==> flow/design.v <==
module spi_front (
    input clk,
    input spi_clk_in,
    input rst_n,
    output spi_clk_o,
    output spi_clk_t,
    output spi_mosi_o,
    output spi_mosi_t,
    input spi_miso_i,
    input [31:0] data_mosi,
    output [31:0] data_miso,
    input spi_begin,
    input spi_wide,
    output spi_busy
);
localparam SPI_STATE_IDLE = 0;
localparam SPI_STATE_ACTIVE = 1;
reg spi_state;
reg [4:0] spi_bit_ptr;
reg spi_clk_gate;
reg spi_busy_r;
reg [31:0]spi_tx_data;
reg [31:0]spi_rx_data;
reg [31:0]spi_rx_data_r;
assign spi_busy = spi_busy_r;
reg spi_clk_q;
wire spi_clk_fall = spi_clk_q & ~spi_clk_in;
wire spi_clk_rise = ~spi_clk_q & spi_clk_in;
always @(posedge clk or negedge rst_n) begin
    if(~rst_n) begin
        spi_clk_q <= 1'b0;
    end else begin
        spi_clk_q <= spi_clk_in;
    end
end
assign spi_clk_o = spi_clk_in & spi_clk_gate;
always @(posedge clk or negedge rst_n) begin
    if(~rst_n) begin
        spi_state <= SPI_STATE_IDLE;
        spi_bit_ptr <= 3'b0;
        spi_clk_gate <= 1'b0;
        spi_busy_r <= 1'b0;
        spi_tx_data <= 8'b0;
        spi_rx_data_r <= 32'b0;
    end else if(spi_clk_fall) begin
        case (spi_state)
            SPI_STATE_IDLE:begin
                if(spi_begin)begin
                    spi_state <= SPI_STATE_ACTIVE;
                    spi_bit_ptr <= {{2{spi_wide}},3'h7};
                    spi_clk_gate <= 1'b1;
                    spi_busy_r <= 1'b1;
                    spi_tx_data <= data_mosi;
                end
            end
            SPI_STATE_ACTIVE:begin
                if(~|spi_bit_ptr)begin
                    spi_state <= SPI_STATE_IDLE;
                    spi_bit_ptr <= 3'h0;
                    spi_clk_gate <= 1'b0;
                    spi_busy_r <= 1'b0;
                    spi_rx_data_r <= spi_rx_data;
                end else begin
                    spi_bit_ptr <= spi_bit_ptr - 3'b1;
                end
            end
            default: begin
                spi_state <= SPI_STATE_IDLE;
                spi_bit_ptr <= 3'b0;
                spi_clk_gate <= 1'b0;
                spi_busy_r <= 1'b0; 
            end
        endcase
    end
end
reg spi_mosi_r;
assign spi_mosi_o = spi_mosi_r;
always @(*) begin
    case (spi_bit_ptr)
        5'd1: spi_mosi_r = spi_tx_data[1];
        5'd2: spi_mosi_r = spi_tx_data[2];
        5'd3: spi_mosi_r = spi_tx_data[3];
        5'd4: spi_mosi_r = spi_tx_data[4];
        5'd5: spi_mosi_r = spi_tx_data[5];
        5'd6: spi_mosi_r = spi_tx_data[6];
        5'd7: spi_mosi_r = spi_tx_data[7];
        5'd8: spi_mosi_r = spi_tx_data[8];
        5'd9: spi_mosi_r = spi_tx_data[9];
        5'd10: spi_mosi_r = spi_tx_data[10];
        5'd11: spi_mosi_r = spi_tx_data[11];
        5'd12: spi_mosi_r = spi_tx_data[12];
        5'd13: spi_mosi_r = spi_tx_data[13];
        5'd14: spi_mosi_r = spi_tx_data[14];
        5'd15: spi_mosi_r = spi_tx_data[15];
        5'd16: spi_mosi_r = spi_tx_data[16];
        5'd17: spi_mosi_r = spi_tx_data[17];
        5'd18: spi_mosi_r = spi_tx_data[18];
        5'd19: spi_mosi_r = spi_tx_data[19];
        5'd20: spi_mosi_r = spi_tx_data[20];
        5'd21: spi_mosi_r = spi_tx_data[21];
        5'd22: spi_mosi_r = spi_tx_data[22];
        5'd23: spi_mosi_r = spi_tx_data[23];
        5'd24: spi_mosi_r = spi_tx_data[24];
        5'd25: spi_mosi_r = spi_tx_data[25];
        5'd26: spi_mosi_r = spi_tx_data[26];
        5'd27: spi_mosi_r = spi_tx_data[27];
        5'd28: spi_mosi_r = spi_tx_data[28];
        5'd29: spi_mosi_r = spi_tx_data[29];
        5'd30: spi_mosi_r = spi_tx_data[30];
        5'd31: spi_mosi_r = spi_tx_data[31];
        default: spi_mosi_r = spi_tx_data[0];
    endcase
end
assign data_miso = spi_rx_data_r;
always @(posedge clk or negedge rst_n) begin
    if(~rst_n) begin
        spi_rx_data <= 8'b0;
    end else if(spi_clk_rise && spi_busy_r) begin
        spi_rx_data <= {spi_rx_data[30:0],spi_miso_i};
    end else begin
        spi_rx_data <= spi_rx_data;
    end
end
endmodule
module spi_host #
	(
		parameter C_S_AXIS_TDATA_WIDTH = 32,
		parameter integer C_S_AXI_DATA_WIDTH	= 32,
		parameter integer C_S_AXI_ADDR_WIDTH	= 8,
		parameter integer SPI_CS_WIDTH	= 16
	) (
	input spi_clk_i,
	output spi_clk_o,
	output spi_clk_t,
	input spi_mosi_i,
	output spi_mosi_o,
	output spi_mosi_t,
	input spi_miso_i,
	output spi_miso_o,
	output spi_miso_t,
	input [SPI_CS_WIDTH - 1:0]spi_cs_i,
	output [SPI_CS_WIDTH - 1:0]spi_cs_o,
	output [SPI_CS_WIDTH - 1:0]spi_cs_t,
	input  s_axi_aclk,
	input  s_axi_aresetn,
	input [C_S_AXI_ADDR_WIDTH-1 : 0] s_axi_awaddr,
	input  s_axi_awvalid,
	output  s_axi_awready,
	input [C_S_AXI_DATA_WIDTH-1 : 0] s_axi_wdata,
	input  s_axi_wvalid,
	output  s_axi_wready,
	output [1 : 0] s_axi_bresp,
	output  s_axi_bvalid,
	input  s_axi_bready,
	input [C_S_AXI_ADDR_WIDTH-1 : 0] s_axi_araddr,
	input  s_axi_arvalid,
	output  s_axi_arready,
	output [C_S_AXI_DATA_WIDTH-1 : 0] s_axi_rdata,
	output [1 : 0] s_axi_rresp,
	output  s_axi_rvalid,
	input  s_axi_rready,
	output  s_axis_tready,
	input [C_S_AXIS_TDATA_WIDTH-1 : 0] s_axis_tdata,
	input  s_axis_tlast,
	input  s_axis_tvalid,
	input  m_axis_tready,
	output [C_S_AXIS_TDATA_WIDTH-1 : 0] m_axis_tdata,
	output  m_axis_tlast,
	output  m_axis_tvalid
);
localparam integer OP_STATUS_ADDR = 0;
localparam integer DATA_ACCESS_ADDR = 4;
localparam integer SPI_CS_W1C_ADDR = 8;
localparam integer SPI_CHIP_SEL_ADDR = 12;
localparam integer SPI_CS_W1S_ADDR = 16;
localparam integer SPI_CTL_ADDR = 20;
localparam integer SPI_CLK_SPCL_ADDR = 24;
localparam integer SPI_BURST_CNT_ADDR = 28;
wire rst_n;
assign rst_n = s_axi_aresetn;
reg [C_S_AXI_ADDR_WIDTH-1:0]awaddr_r;
wire aw_success;
assign aw_success = s_axi_awvalid & s_axi_awready;
reg [C_S_AXI_ADDR_WIDTH-1:0]araddr_r;
wire ar_success;
assign ar_success = s_axi_arvalid & s_axi_arready;
wire spi_state_is_idle;
assign spi_state_is_idle = (spi_control_state == AXI_SPI_STATE_IDLE);
always @(posedge s_axi_aclk or negedge rst_n ) begin
	if(~rst_n)begin
		awaddr_r <= 0;
	end else if(spi_state_is_idle && aw_success) begin
		awaddr_r <= s_axi_awaddr;
	end else begin
		awaddr_r <= awaddr_r;
	end
end
always @(posedge s_axi_aclk or negedge rst_n ) begin
	if(~rst_n)begin
		araddr_r <= 0;
	end else if(ar_success) begin
		araddr_r <= s_axi_araddr;
	end else begin
		araddr_r <= araddr_r;
	end
end
wire [C_S_AXI_ADDR_WIDTH-1:0]awaddr_active;
assign awaddr_active = aw_success ? s_axi_awaddr : awaddr_r;
wire [C_S_AXI_ADDR_WIDTH-1:0]araddr_active;
assign araddr_active = ar_success ? s_axi_araddr : araddr_r;
reg [1:0] axi_mm_if_state ;
reg ar_ready;
wire r_valid;
assign r_valid = ~ar_ready;
assign s_axi_arready = ar_ready;
assign s_axi_rvalid = r_valid & spi_state_is_idle;
always @(posedge s_axi_aclk or negedge rst_n) begin
	if(~rst_n)begin
		ar_ready <= 1'b1;
	end else if(s_axi_arready && s_axi_arvalid) begin
		ar_ready <= 1'b0;
	end else if(s_axi_rready && s_axi_rvalid) begin
		ar_ready <= 1'b1;
	end
end
assign s_axi_rresp = 2'b0;
assign s_axi_awready = spi_state_is_idle;
assign s_axi_wready = spi_state_is_idle;
assign w_ready = spi_state_is_idle;
assign s_axi_bresp = 2'b0;
reg b_valid;
assign s_axi_bvalid = b_valid;
assign s_axi_bvalid = b_valid;
always @(posedge s_axi_aclk or negedge rst_n) begin
	if(~rst_n)begin
		b_valid <= 1'b0;
	end else if(s_axi_wready && s_axi_wvalid && ~b_valid) begin
		b_valid <= 1'b1;
	end else if(s_axi_bready && b_valid) begin
		b_valid <= 1'b0;
	end
end
wire w_success;
assign w_success = s_axi_wvalid & s_axi_wready;
wire r_success;
assign r_success = s_axi_rvalid & s_axi_rready;
localparam AXI_SPI_STATE_IDLE = 5;
localparam AXI_SPI_STATE_MM_ARMED = 0;
localparam AXI_SPI_STATE_MM_ACTIVE = 1;
localparam AXI_SPI_STATE_S_ARMED = 2;
localparam AXI_SPI_STATE_S_ACTIVE = 3;
reg [2:0]spi_control_state ;
	wire spi_mode_stream;
reg [31:0]spi_tx_data;
reg [31:0]spi_strm_b_len;
	wire spi_strm_b_len_nz;
	assign spi_strm_b_len_nz = |spi_strm_b_len;
reg spi_front_begin;
	wire spi_front_wide;
	assign spi_front_wide = spi_control_state[1];
	wire spi_front_busy;
reg s_axis_tready_r;
reg s_axis_tlast_r;
reg m_axis_tvalid_r;
reg m_axis_tlast_r;
assign s_axis_tready = s_axis_tready_r;
assign m_axis_tvalid = m_axis_tvalid_r;
assign m_axis_tlast = m_axis_tlast_r;
always @(posedge s_axi_aclk or negedge rst_n) begin
	if(~rst_n)begin
		s_axis_tlast_r <= 1'b0;
	end else if (s_axis_tvalid && s_axis_tready) begin
		s_axis_tlast_r <= s_axis_tlast;
	end
end
always @(posedge s_axi_aclk or negedge rst_n) begin
	if(~rst_n)begin
		spi_control_state <= AXI_SPI_STATE_IDLE;
		spi_tx_data <= 32'h0;
		spi_strm_b_len <= 32'h0;
		spi_front_begin <= 1'b0;
		s_axis_tready_r <= 1'b0;
		m_axis_tvalid_r <= 1'b0;
		m_axis_tlast_r <= 1'b0;
	end else begin
		case (spi_control_state)
			AXI_SPI_STATE_IDLE : begin
				if (w_success && awaddr_active == DATA_ACCESS_ADDR) begin
					spi_control_state <= AXI_SPI_STATE_MM_ARMED;
					spi_tx_data <= s_axi_wdata;
					spi_front_begin <= 1'b1;
				end else if (w_success && awaddr_active == SPI_BURST_CNT_ADDR) begin
					spi_control_state <= AXI_SPI_STATE_S_ARMED;
					spi_strm_b_len <= s_axi_wdata;
					spi_front_begin <= spi_strm_s2mm;
					s_axis_tready_r <= 1'b1;
					m_axis_tvalid_r <= 1'b0;
					m_axis_tlast_r <= 1'b0;
				end else begin
					if(s_axis_tvalid & s_axis_tready) begin
						s_axis_tready_r <= 1'b0;
					end
					if(m_axis_tvalid & m_axis_tready)begin
						m_axis_tvalid_r <= 1'b0; 
						m_axis_tlast_r <= 1'b0;
					end
				end
			end
			AXI_SPI_STATE_MM_ARMED : begin
				if (spi_front_busy) begin
					spi_control_state <= AXI_SPI_STATE_MM_ACTIVE;
					spi_front_begin <= 1'b0;
				end
			end
			AXI_SPI_STATE_MM_ACTIVE : begin
				if (~spi_front_busy) begin
					spi_control_state <= AXI_SPI_STATE_IDLE;
				end
			end
			AXI_SPI_STATE_S_ARMED : begin
				if (spi_front_busy) begin
					spi_control_state <= AXI_SPI_STATE_S_ACTIVE;
					spi_strm_b_len <= spi_strm_b_len - 32'b1;
					spi_front_begin <= 1'b0;
				end else if(s_axis_tvalid & s_axis_tready) begin
					spi_front_begin <= 1'b1;
					spi_tx_data <= stream_word_odrered;
					s_axis_tready_r <= 1'b0;
					m_axis_tvalid_r <= 1'b0;
				end else if(m_axis_tvalid & m_axis_tready)begin
					spi_front_begin <= 1'b1;
					s_axis_tready_r <= 1'b0;
					m_axis_tvalid_r <= 1'b0;
				end
			end
			AXI_SPI_STATE_S_ACTIVE : begin
				if (~spi_front_busy && spi_strm_b_len_nz) begin
					if(s_axis_tlast_r && ~spi_strm_s2mm) begin
						spi_control_state <= AXI_SPI_STATE_IDLE;
						spi_strm_b_len <= 32'h0;
						s_axis_tready_r <= 1'b1;
						m_axis_tvalid_r <= spi_strm_s2mm;
						m_axis_tlast_r <= spi_strm_s2mm;
					end else begin
						spi_control_state <= AXI_SPI_STATE_S_ARMED;
						s_axis_tready_r <= 1'b1;
						m_axis_tvalid_r <= spi_strm_s2mm;
					end
				end else if (~spi_front_busy && ~spi_strm_b_len_nz) begin
					spi_control_state <= AXI_SPI_STATE_IDLE;
					spi_strm_b_len <= 32'h0;
					s_axis_tready_r <= 1'b1;
					m_axis_tvalid_r <= spi_strm_s2mm;
					m_axis_tlast_r <= spi_strm_s2mm;
				end
			end 
			default: begin
				spi_control_state <= AXI_SPI_STATE_IDLE;
				spi_tx_data <= 32'h0;
				spi_strm_b_len <= 32'h0;
				spi_front_begin <= 1'b0;
				s_axis_tready_r <= 1'b0;
				m_axis_tvalid_r <= 1'b0;
				m_axis_tlast_r <= 1'b0;
			end
		endcase
	end
end
reg [15:0]spi_ctl_reg;
	always @(posedge s_axi_aclk or negedge rst_n) begin
		if(~rst_n)begin
			spi_ctl_reg <= 0;
		end else if(w_success && awaddr_active == SPI_CTL_ADDR && spi_state_is_idle)begin
			spi_ctl_reg <= s_axi_wdata[15:0];
		end else begin
			spi_ctl_reg <= spi_ctl_reg;
		end
	end
wire spi_strm_s2mm;
assign spi_strm_s2mm = spi_ctl_reg[15];
wire [4:0]stream_byte_order;
assign stream_byte_order = spi_ctl_reg[4:0];
localparam STREAM_BYTE_ORDER_0123 = 5'd0;
localparam STREAM_BYTE_ORDER_0132 = 5'd1;
localparam STREAM_BYTE_ORDER_0213 = 5'd2;
localparam STREAM_BYTE_ORDER_0231 = 5'd3;
localparam STREAM_BYTE_ORDER_0312 = 5'd4;
localparam STREAM_BYTE_ORDER_0321 = 5'd5;
localparam STREAM_BYTE_ORDER_1023 = 5'd6;
localparam STREAM_BYTE_ORDER_1032 = 5'd7;
localparam STREAM_BYTE_ORDER_1203 = 5'd8;
localparam STREAM_BYTE_ORDER_1230 = 5'd9;
localparam STREAM_BYTE_ORDER_1302 = 5'd10;
localparam STREAM_BYTE_ORDER_1320 = 5'd11;
localparam STREAM_BYTE_ORDER_2013 = 5'd12;
localparam STREAM_BYTE_ORDER_2031 = 5'd13;
localparam STREAM_BYTE_ORDER_2103 = 5'd14;
localparam STREAM_BYTE_ORDER_2130 = 5'd15;
localparam STREAM_BYTE_ORDER_2301 = 5'd16;
localparam STREAM_BYTE_ORDER_2310 = 5'd17;
localparam STREAM_BYTE_ORDER_3012 = 5'd18;
localparam STREAM_BYTE_ORDER_3021 = 5'd19;
localparam STREAM_BYTE_ORDER_3102 = 5'd20;
localparam STREAM_BYTE_ORDER_3120 = 5'd21;
localparam STREAM_BYTE_ORDER_3201 = 5'd22;
localparam STREAM_BYTE_ORDER_3210 = 5'd23;
reg [31:0] stream_word_odrered;
always @ (*)begin
	case (stream_byte_order)
		STREAM_BYTE_ORDER_0123 : stream_word_odrered = {s_axis_tdata[7:0], s_axis_tdata[15:8], s_axis_tdata[23:16], s_axis_tdata[31:24]};
		STREAM_BYTE_ORDER_0132 : stream_word_odrered = {s_axis_tdata[7:0], s_axis_tdata[15:8], s_axis_tdata[31:24], s_axis_tdata[23:16]};
		STREAM_BYTE_ORDER_0213 : stream_word_odrered = {s_axis_tdata[7:0], s_axis_tdata[23:16], s_axis_tdata[15:8], s_axis_tdata[31:24]};
		STREAM_BYTE_ORDER_0231 : stream_word_odrered = {s_axis_tdata[7:0], s_axis_tdata[23:16], s_axis_tdata[31:24], s_axis_tdata[15:8]};
		STREAM_BYTE_ORDER_0312 : stream_word_odrered = {s_axis_tdata[7:0], s_axis_tdata[31:24], s_axis_tdata[15:8], s_axis_tdata[23:16]};
		STREAM_BYTE_ORDER_0321 : stream_word_odrered = {s_axis_tdata[7:0], s_axis_tdata[31:24], s_axis_tdata[23:16], s_axis_tdata[15:8]};
		STREAM_BYTE_ORDER_1023 : stream_word_odrered = {s_axis_tdata[15:8], s_axis_tdata[7:0], s_axis_tdata[23:16], s_axis_tdata[31:24]};
		STREAM_BYTE_ORDER_1032 : stream_word_odrered = {s_axis_tdata[15:8], s_axis_tdata[7:0], s_axis_tdata[31:24], s_axis_tdata[23:16]};
		STREAM_BYTE_ORDER_1203 : stream_word_odrered = {s_axis_tdata[15:8], s_axis_tdata[23:16], s_axis_tdata[7:0], s_axis_tdata[31:24]};
		STREAM_BYTE_ORDER_1230 : stream_word_odrered = {s_axis_tdata[15:8], s_axis_tdata[23:16], s_axis_tdata[31:24], s_axis_tdata[7:0]};
		STREAM_BYTE_ORDER_1302 : stream_word_odrered = {s_axis_tdata[15:8], s_axis_tdata[31:24], s_axis_tdata[7:0], s_axis_tdata[23:16]};
		STREAM_BYTE_ORDER_1320 : stream_word_odrered = {s_axis_tdata[15:8], s_axis_tdata[31:24], s_axis_tdata[23:16], s_axis_tdata[7:0]};
		STREAM_BYTE_ORDER_2013 : stream_word_odrered = {s_axis_tdata[23:16], s_axis_tdata[7:0], s_axis_tdata[15:8], s_axis_tdata[31:24]};
		STREAM_BYTE_ORDER_2031 : stream_word_odrered = {s_axis_tdata[23:16], s_axis_tdata[7:0], s_axis_tdata[31:24], s_axis_tdata[15:8]};
		STREAM_BYTE_ORDER_2103 : stream_word_odrered = {s_axis_tdata[23:16], s_axis_tdata[15:8], s_axis_tdata[7:0], s_axis_tdata[31:24]};
		STREAM_BYTE_ORDER_2130 : stream_word_odrered = {s_axis_tdata[23:16], s_axis_tdata[15:8], s_axis_tdata[31:24], s_axis_tdata[7:0]};
		STREAM_BYTE_ORDER_2301 : stream_word_odrered = {s_axis_tdata[23:16], s_axis_tdata[31:24], s_axis_tdata[7:0], s_axis_tdata[15:8]};
		STREAM_BYTE_ORDER_2310 : stream_word_odrered = {s_axis_tdata[23:16], s_axis_tdata[31:24], s_axis_tdata[15:8], s_axis_tdata[7:0]};
		STREAM_BYTE_ORDER_3012 : stream_word_odrered = {s_axis_tdata[31:24], s_axis_tdata[7:0], s_axis_tdata[15:8], s_axis_tdata[23:16]};
		STREAM_BYTE_ORDER_3021 : stream_word_odrered = {s_axis_tdata[31:24], s_axis_tdata[7:0], s_axis_tdata[23:16], s_axis_tdata[15:8]};
		STREAM_BYTE_ORDER_3102 : stream_word_odrered = {s_axis_tdata[31:24], s_axis_tdata[15:8], s_axis_tdata[7:0], s_axis_tdata[23:16]};
		STREAM_BYTE_ORDER_3120 : stream_word_odrered = {s_axis_tdata[31:24], s_axis_tdata[15:8], s_axis_tdata[23:16], s_axis_tdata[7:0]};
		STREAM_BYTE_ORDER_3201 : stream_word_odrered = {s_axis_tdata[31:24], s_axis_tdata[23:16], s_axis_tdata[7:0], s_axis_tdata[15:8]};
		STREAM_BYTE_ORDER_3210 : stream_word_odrered = {s_axis_tdata[31:24], s_axis_tdata[23:16], s_axis_tdata[15:8], s_axis_tdata[7:0]};
		default: stream_word_odrered = {s_axis_tdata[7:0], s_axis_tdata[15:8], s_axis_tdata[23:16], s_axis_tdata[31:24]};
	endcase
end
	reg [15:0]spi_clk_pscl;
	reg [3:0]spi_clk_pscl_sel;
	reg spi_clk_gen;
	always @(posedge s_axi_aclk or negedge rst_n) begin
		if(~rst_n)begin
			spi_clk_pscl_sel <= 1;
		end else if(w_success && awaddr_active == SPI_CLK_SPCL_ADDR && spi_state_is_idle)begin
			spi_clk_pscl_sel <= s_axi_wdata[3:0];
		end else begin
			spi_clk_pscl_sel <= spi_clk_pscl_sel;
		end
	end
	always @(*)begin
		case(spi_clk_pscl_sel)
		4'h0: spi_clk_gen = 1'b0;
		4'h1: spi_clk_gen = spi_clk_pscl[0];
		4'h2: spi_clk_gen = spi_clk_pscl[1];
		4'h3: spi_clk_gen = spi_clk_pscl[2];
		4'h4: spi_clk_gen = spi_clk_pscl[3];
		4'h5: spi_clk_gen = spi_clk_pscl[4];
		4'h6: spi_clk_gen = spi_clk_pscl[5];
		4'h7: spi_clk_gen = spi_clk_pscl[6];
		4'h8: spi_clk_gen = spi_clk_pscl[7];
		4'h9: spi_clk_gen = spi_clk_pscl[8];
		4'hA: spi_clk_gen = spi_clk_pscl[9];
		4'hB: spi_clk_gen = spi_clk_pscl[10];
		4'hC: spi_clk_gen = spi_clk_pscl[11];
		4'hD: spi_clk_gen = spi_clk_pscl[12];
		4'hE: spi_clk_gen = spi_clk_pscl[13];
		4'hF: spi_clk_gen = spi_clk_pscl[14];
		default: spi_clk_gen = spi_clk_pscl[15];
		endcase
	end
	always @(posedge s_axi_aclk or negedge rst_n) begin
		if(~rst_n)begin
			spi_clk_pscl <= 16'b0;
		end else begin
			spi_clk_pscl <= spi_clk_pscl + 1;
		end
	end
	reg [SPI_CS_WIDTH-1:0]chip_sel_r;
	always @(posedge s_axi_aclk or negedge rst_n) begin
		if(~rst_n)begin
			chip_sel_r <= 16'hFFFF;
		end else if(w_success && awaddr_active == SPI_CHIP_SEL_ADDR && spi_state_is_idle)begin
			chip_sel_r <= s_axi_wdata[SPI_CS_WIDTH-1:0];
		end else if(w_success && awaddr_active == SPI_CS_W1C_ADDR && spi_state_is_idle)begin
			chip_sel_r <= chip_sel_r & ~s_axi_wdata[SPI_CS_WIDTH-1:0];
		end else if(w_success && awaddr_active == SPI_CS_W1S_ADDR && spi_state_is_idle)begin
			chip_sel_r <= chip_sel_r | s_axi_wdata[SPI_CS_WIDTH-1:0];
		end else begin
			chip_sel_r <= chip_sel_r;
		end
	end
	assign spi_cs_o = chip_sel_r;
wire [31:0]spi_front_tx_data;
assign spi_front_tx_data = spi_tx_data | {32{spi_strm_s2mm}};
wire [31:0]spi_front_rx_data;
assign m_axis_tdata = {spi_front_rx_data[7:0],spi_front_rx_data[15:8],spi_front_rx_data[23:16],spi_front_rx_data[31:24]};
spi_front front(
    .clk(s_axi_aclk),
    .spi_clk_in(spi_clk_gen),
    .rst_n(rst_n),
    .spi_clk_o(spi_clk_o),
    .spi_mosi_o(spi_mosi_o),
    .spi_miso_i(spi_miso_i),
    .data_mosi(spi_front_tx_data),
    .data_miso(spi_front_rx_data),
    .spi_begin(spi_front_begin),
    .spi_wide(spi_front_wide),
    .spi_busy(spi_front_busy)
);
assign spi_clk_t = 1'b0; 
assign spi_mosi_t = 1'b0; 
assign spi_miso_t = 1'b1; 
assign spi_miso_o = 1'b1; 
assign spi_cs_t = 16'b0; 
reg [C_S_AXI_DATA_WIDTH-1:0]s_axi_rdata_r;
assign s_axi_rdata = s_axi_rdata_r;
	always @(*) begin
		case (araddr_active)
			DATA_ACCESS_ADDR : s_axi_rdata_r = spi_front_rx_data ; 	 
			SPI_CHIP_SEL_ADDR : s_axi_rdata_r = {16'h0,chip_sel_r} ;		 
			OP_STATUS_ADDR : s_axi_rdata_r = {31'h000,spi_front_busy} ;	 
			SPI_CLK_SPCL_ADDR : s_axi_rdata_r = {20'h000,spi_clk_pscl_sel};  
			SPI_CTL_ADDR : s_axi_rdata_r = {16'h000,spi_ctl_reg};  
			default: s_axi_rdata_r = 32'h67676767;
		endcase
	end
endmodule
From RTL to reports: spi_host. What the tools print for spi_host, step after step. Line numbers count from 1 in the design file above. Operators: Yosys type, input widths -> output width; for muxes data width and select width s. Not given: -

Top: spi_host. Clock input: s_axi_aclk. Cell library: sky130hd. Timing corner: tt_025C_1v80.

After elaboration. Counts by Yosys on the flattened word-level netlist (proc, flatten, opt, wreduce; memories kept). Register bits leave out memories and registers merged into their read ports (data or address). Print and check cells are left out. Cells with the same type and inputs are merged into one.

For output and inout port bits the number is 114. The entry for word-level cells reads 270. The figure for bits of input ports is 109. Under bits in registers stands 246.

For $add $sub $neg the number is 3. For reduce/logical cells the number is 46. Under muxes and demuxes stands 71. The entry for equal/unequal tests reads 101. Under bitwise operators stands 26.

Operators by type and width (number): $pmux 32 s23 (1); $mux 32 (9); $pmux 32 s5 (1); $pmux 32 s4 (1); $eq 5x5->1 const B (24); $pmux 32 s3 (1); $eq 5x4->1 const B (16); $eq 8x5->1 const B (6); $mux 16 (3); $eq 5x3->1 const B (8); $mux 1 (33); $sub 32x1->32 const B (1); $or 32x32->32 (1); $reduce_or 32->1 (1); $eq 4x4->1 const B (8); $pmux 1 s31 (1); $eq 8x4->1 const B (3); $mux 3 (8); $logic_and 1x1->1 (23); $eq 5x2->1 const B (4); $ne 3x3->1 const B (6); $add 16x1->16 const B (1); $and 16x16->16 (1); $or 16x16->16 (1); $not 16->16 (1); $ne 2x2->1 const B (8); $eq 4x3->1 const B (4); $eq 8x3->1 const B (2).

Other operator kinds: 32; their cells: 70.

Depth. Longest topological path by Yosys (ltp), each cell counted once; first at word level (registers and memories cut), then after technology mapping (sequential cells cut; the memories' decode and read muxes count).

Under depth in word-level cells stands 9. The figure for ABC_AREA is 0. The figure for depth in mapped cells is 11.

Mapped cells and area. The flow's flattened synthesis, as Yosys stat reports it; memories are mapped. The netlist is that of the ABC_AREA named above (0 if unset); the other value can give another one.

Buffers: 128. Mapped flip-flops: 245. Chip area (Yosys): 13658.1 um^2. For cell count the number is 1459. Sequential area: 6155.9 um^2.

Cell types: sky130_fd_sc_hd__dfrtp_1 (number 225, area in all 5630.4 um^2); sky130_fd_sc_hd__mux2_2 (number 99, area in all 1.11E+03 um^2); sky130_fd_sc_hd__a21oi_1 (number 134, area in all 670.643 um^2); sky130_fd_sc_hd__nor2_1 (number 166, area in all 623.098 um^2); sky130_fd_sc_hd__nand2_1 (number 144, area in all 540.518 um^2); sky130_fd_sc_hd__dfstp_2 (number 20, area in all 525.504 um^2); sky130_fd_sc_hd__a22o_1 (number 47, area in all 411.645 um^2); sky130_fd_sc_hd__o21ai_0 (number 63, area in all 315.302 um^2); sky130_fd_sc_hd__a222oi_1 (number 26, area in all 260.25 um^2); sky130_fd_sc_hd__a22oi_1 (number 31, area in all 232.723 um^2); sky130_fd_sc_hd__clkbuf_1 (number 61, area in all 228.97 um^2); sky130_fd_sc_hd__buf_4 (number 30, area in all 225.216 um^2); sky130_fd_sc_hd__o21ai_1 (number 40, area in all 200.192 um^2); sky130_fd_sc_hd__nand3_1 (number 33, area in all 165.158 um^2); sky130_fd_sc_hd__a31oi_1 (number 24, area in all 150.144 um^2); sky130_fd_sc_hd__mux2i_1 (number 15, area in all 150.144 um^2); sky130_fd_sc_hd__a221o_1 (number 12, area in all 120.115 um^2); sky130_fd_sc_hd__nor3_1 (number 24, area in all 120.115 um^2).

Not listed: further types 56, cells in them 265. By module: a second synthesis without flattening, with its own total; a netlist apart from the flattened one above.

The figure for cells (unflattened synthesis) is 1457. The entry for area total of the unflattened synthesis reads 14000.9 um^2.

Each row is one instance without its submodules.

Modules: spi_host (sequential area 3553.4 um^2, instances 1, area 9416.5 um^2, cells 1114); spi_front (sequential area 2602.5 um^2, instances 1, area 4584.4 um^2, cells 343).

Path before layout. OpenSTA on the mapped netlist: ideal clock, no wires. The path of least setup slack (recovery checks aside). Input and output delay are each 20% of the period. Register names are those of the netlist, which keeps one name where synthesis merged equal registers.

Path kind: in2out. Start point: input s_axi_arvalid. End point: output s_axi_rdata[16]. Under clock period stands 10.0 ns. The entry for path slack reads 4.113 ns. For delay of the path the number is 1.887 ns. For arrival time the number is 3.887 ns. The figure for external input delay is 2.000 ns. The figure for required time is 8.000 ns. The entry for stages reads 8. For buffers on the path the number is 1. Launch time at the first pin: 2.000 ns. Under synthesis period reached stands 5.887 ns.

"delay of the path" is the arrival time less input delay plus setup time. A path that ends at an output port has no setup time. "stages": output pins that drive a net of the path, with the launching flip-flop's if there is one; two outputs of one cell count as two. "synthesis period reached" is the clock period less the worst setup slack; recovery checks do not enter. This is arithmetic on one report: input and output delays are still those of the set period (20% each). Between the ends stands the longest chain of elaborated cells between them, by number of cells; it is not shown to be the way that was timed. Of several equally long chains one is given. A line is the first line of the expression or statement that the cell stems from. Yosys adds cells for indexed reads and writes and turns some case tables into memories.

Path through: sky130_fd_sc_hd__nand2_1 sky130_fd_sc_hd__mux2i_1 sky130_fd_sc_hd__inv_1 sky130_fd_sc_hd__nor2_1 sky130_fd_sc_hd__nor3_1 sky130_fd_sc_hd__a211oi_1 sky130_fd_sc_hd__buf_2 sky130_fd_sc_hd__nand2_1. The entry for length of the longest elaborated chain reads 4. Elaborated cells on any way between the ends: 8. Those cells by class: eq/ne: 4; mux: 2; logic: 1; reduce/logical: 1.

Ends and longest elaborated chain, post-synthesis: from (decl) (line 156) `input s_axi_arvalid,`; $and 1x1->1 (line 186) `assign ar_success = s_axi_arvalid & s_axi_arready;`; $mux 8 (line 210) `assign araddr_active = ar_success ? s_axi_araddr : araddr_r;`; $eq 8x5->1 (line 517) `case (araddr_active)`; $pmux 32 s5 (line 517); to (decl) (line 158) `output [C_S_AXI_DATA_WIDTH-1 : 0] s_axi_rdata,`.

Path in the finished layout. Path of least setup slack in the final report of job 1 (OpenROAD, finished layout, wires in). Where an end is a register, its clock arrival counts in the times.

Path kind: in2out. Start point: input s_axi_arvalid. End point: output s_axi_rdata[14]. Launch time at the first pin: 2.66 ns. The figure for external input delay is 2.66 ns. The figure for required time is 10.64 ns. The entry for stages reads 10. For buffers on the path the number is 3. The entry for path slack reads 4.73 ns. For arrival time the number is 5.91 ns. Under clock period stands 13.3 ns.

Between the ends stands the longest chain of elaborated cells between them, by number of cells; it is not shown to be the way that was timed. Of several equally long chains one is given.

Path through: sky130_fd_sc_hd__clkdlybuf4s50_1 sky130_fd_sc_hd__nand2_1 sky130_fd_sc_hd__mux2i_1 sky130_fd_sc_hd__inv_1 sky130_fd_sc_hd__nor2_1 sky130_fd_sc_hd__nor3_1 sky130_fd_sc_hd__a211oi_2 sky130_fd_sc_hd__buf_4 sky130_fd_sc_hd__o21ai_0 sky130_fd_sc_hd__clkdlybuf4s50_1. The entry for length of the longest elaborated chain reads 4. Elaborated cells on any way between the ends: 8. Those cells by class: eq/ne: 4; mux: 2; logic: 1; reduce/logical: 1.

Ends and longest elaborated chain, post-layout: from (decl) (line 156) `input s_axi_arvalid,`; $and 1x1->1 (line 186) `assign ar_success = s_axi_arvalid & s_axi_arready;`; $mux 8 (line 210) `assign araddr_active = ar_success ? s_axi_araddr : araddr_r;`; $eq 8x5->1 (line 517) `case (araddr_active)`; $pmux 32 s5 (line 517); to (decl) (line 158) `output [C_S_AXI_DATA_WIDTH-1 : 0] s_axi_rdata,`.

==> runs of spi_host <==
Module spi_host, platform sky130hd: 4 stored runs of the flow (Yosys, OpenROAD) with differing settings, in no particular order. Input and output delays are each 20% of the period that was set; the output load is 0.01 pF. "period achieved" means the clock period less the worst setup slack. The figure is calculated, with input and output delays left at 20% of the set period. "time of the worst setup path" means the part of the period allowed to the worst setup path (the constraints hold back 20% at inputs and 20% at outputs) less its slack; where the path has registers, the arrival times of their clocks count too. By "total power after layout" is meant OpenSTA's value without simulated activity: inputs other than the clock are taken to toggle once in ten clock periods, and the tool carries that through the logic.

Job 1 has these settings: CAP_MARGIN 35; CELL_PAD_IN_SITES_DETAIL_PLACEMENT 0; CELL_PAD_IN_SITES_GLOBAL_PLACEMENT 3; CORE_ASPECT_RATIO 0.67; CORE_UTILIZATION 40; HOLD_SLACK_MARGIN 0.11; PLACE_DENSITY 0.6; SETUP_SLACK_MARGIN 1.69; SLEW_MARGIN 20; TNS_END_PERCENT 85; period_ns 13.3; CORE_MARGIN 2. The time of the worst setup path stands at 3.25 ns. Worst setup path type: in2out. The period achieved reads 8.567 ns. For the worst hold slack in the final report the run shows 0.477 ns. The post-route utilization comes to 49.8 %. For the chip area in the Yosys report the run shows 13658.1 um^2. For the standard-cell area after layout the run shows 16791.1 um^2. The measured sum of negative setup slack is 0.000 ns. The total power after layout is 0.003106 W. The full die area comes to 35668.7 um^2. The worst setup slack after layout reads 4.733 ns.

Job 2 has these settings: ABC_AREA 1; CAP_MARGIN 10; CELL_PAD_IN_SITES_GLOBAL_PLACEMENT 2; CORE_MARGIN 3; CORE_UTILIZATION 42; CTS_CLUSTER_SIZE 27; GPL_ROUTABILITY_DRIVEN 1; GPL_TIMING_DRIVEN 0; HOLD_SLACK_MARGIN 0.14; MAX_ROUTING_LAYER met4; MIN_ROUTING_LAYER met2; PLACE_DENSITY_LB_ADDON 0.09; SETUP_SLACK_MARGIN 1.19; SLEW_MARGIN 25; TNS_END_PERCENT 40; period_ns 11.4. The measured sum of negative setup slack is 0.000 ns. The post-route utilization comes to 53.5 %. The total power after layout is 0.001896 W. For the worst hold slack in the final report the run shows 0.474 ns. The worst setup slack after layout reads 3.873 ns. The full die area comes to 37231.6 um^2. The period achieved reads 7.527 ns. The time of the worst setup path stands at 2.97 ns. Worst setup path type: in2out. For the standard-cell area after layout the run shows 18156.2 um^2. For the chip area in the Yosys report the run shows 14680.3 um^2.

Job 3 has these settings: CELL_PAD_IN_SITES_DETAIL_PLACEMENT 2; CORE_UTILIZATION 40; HOLD_SLACK_MARGIN 0.08; PLACE_DENSITY 0.6; period_ns 10.0; CAP_MARGIN 20; CORE_MARGIN 2; SLEW_MARGIN 20. The measured sum of negative setup slack is 0.000 ns. The worst setup slack after layout reads 1.928 ns. The total power after layout is 0.004405 W. The post-route utilization comes to 49.4 %. The time of the worst setup path stands at 4.07 ns. Worst setup path type: in2out. The period achieved reads 8.072 ns. For the chip area in the Yosys report the run shows 13658.1 um^2. The full die area comes to 35639.8 um^2. For the standard-cell area after layout the run shows 16617.2 um^2. For the worst hold slack in the final report the run shows 0.510 ns.

Job 4 has these settings: ABC_AREA 1; CAP_MARGIN 20; CELL_PAD_IN_SITES_DETAIL_PLACEMENT 2; CELL_PAD_IN_SITES_GLOBAL_PLACEMENT 3; CORE_ASPECT_RATIO 1.56; CORE_UTILIZATION 49; GPL_TIMING_DRIVEN 0; MAX_ROUTING_LAYER met5; PLACE_DENSITY_LB_ADDON 0.28; SETUP_SLACK_MARGIN 1.91; TNS_END_PERCENT 60; period_ns 11.8; CORE_MARGIN 2; SLEW_MARGIN 20. Outcome: incomplete, placement halted on FLW-0024.
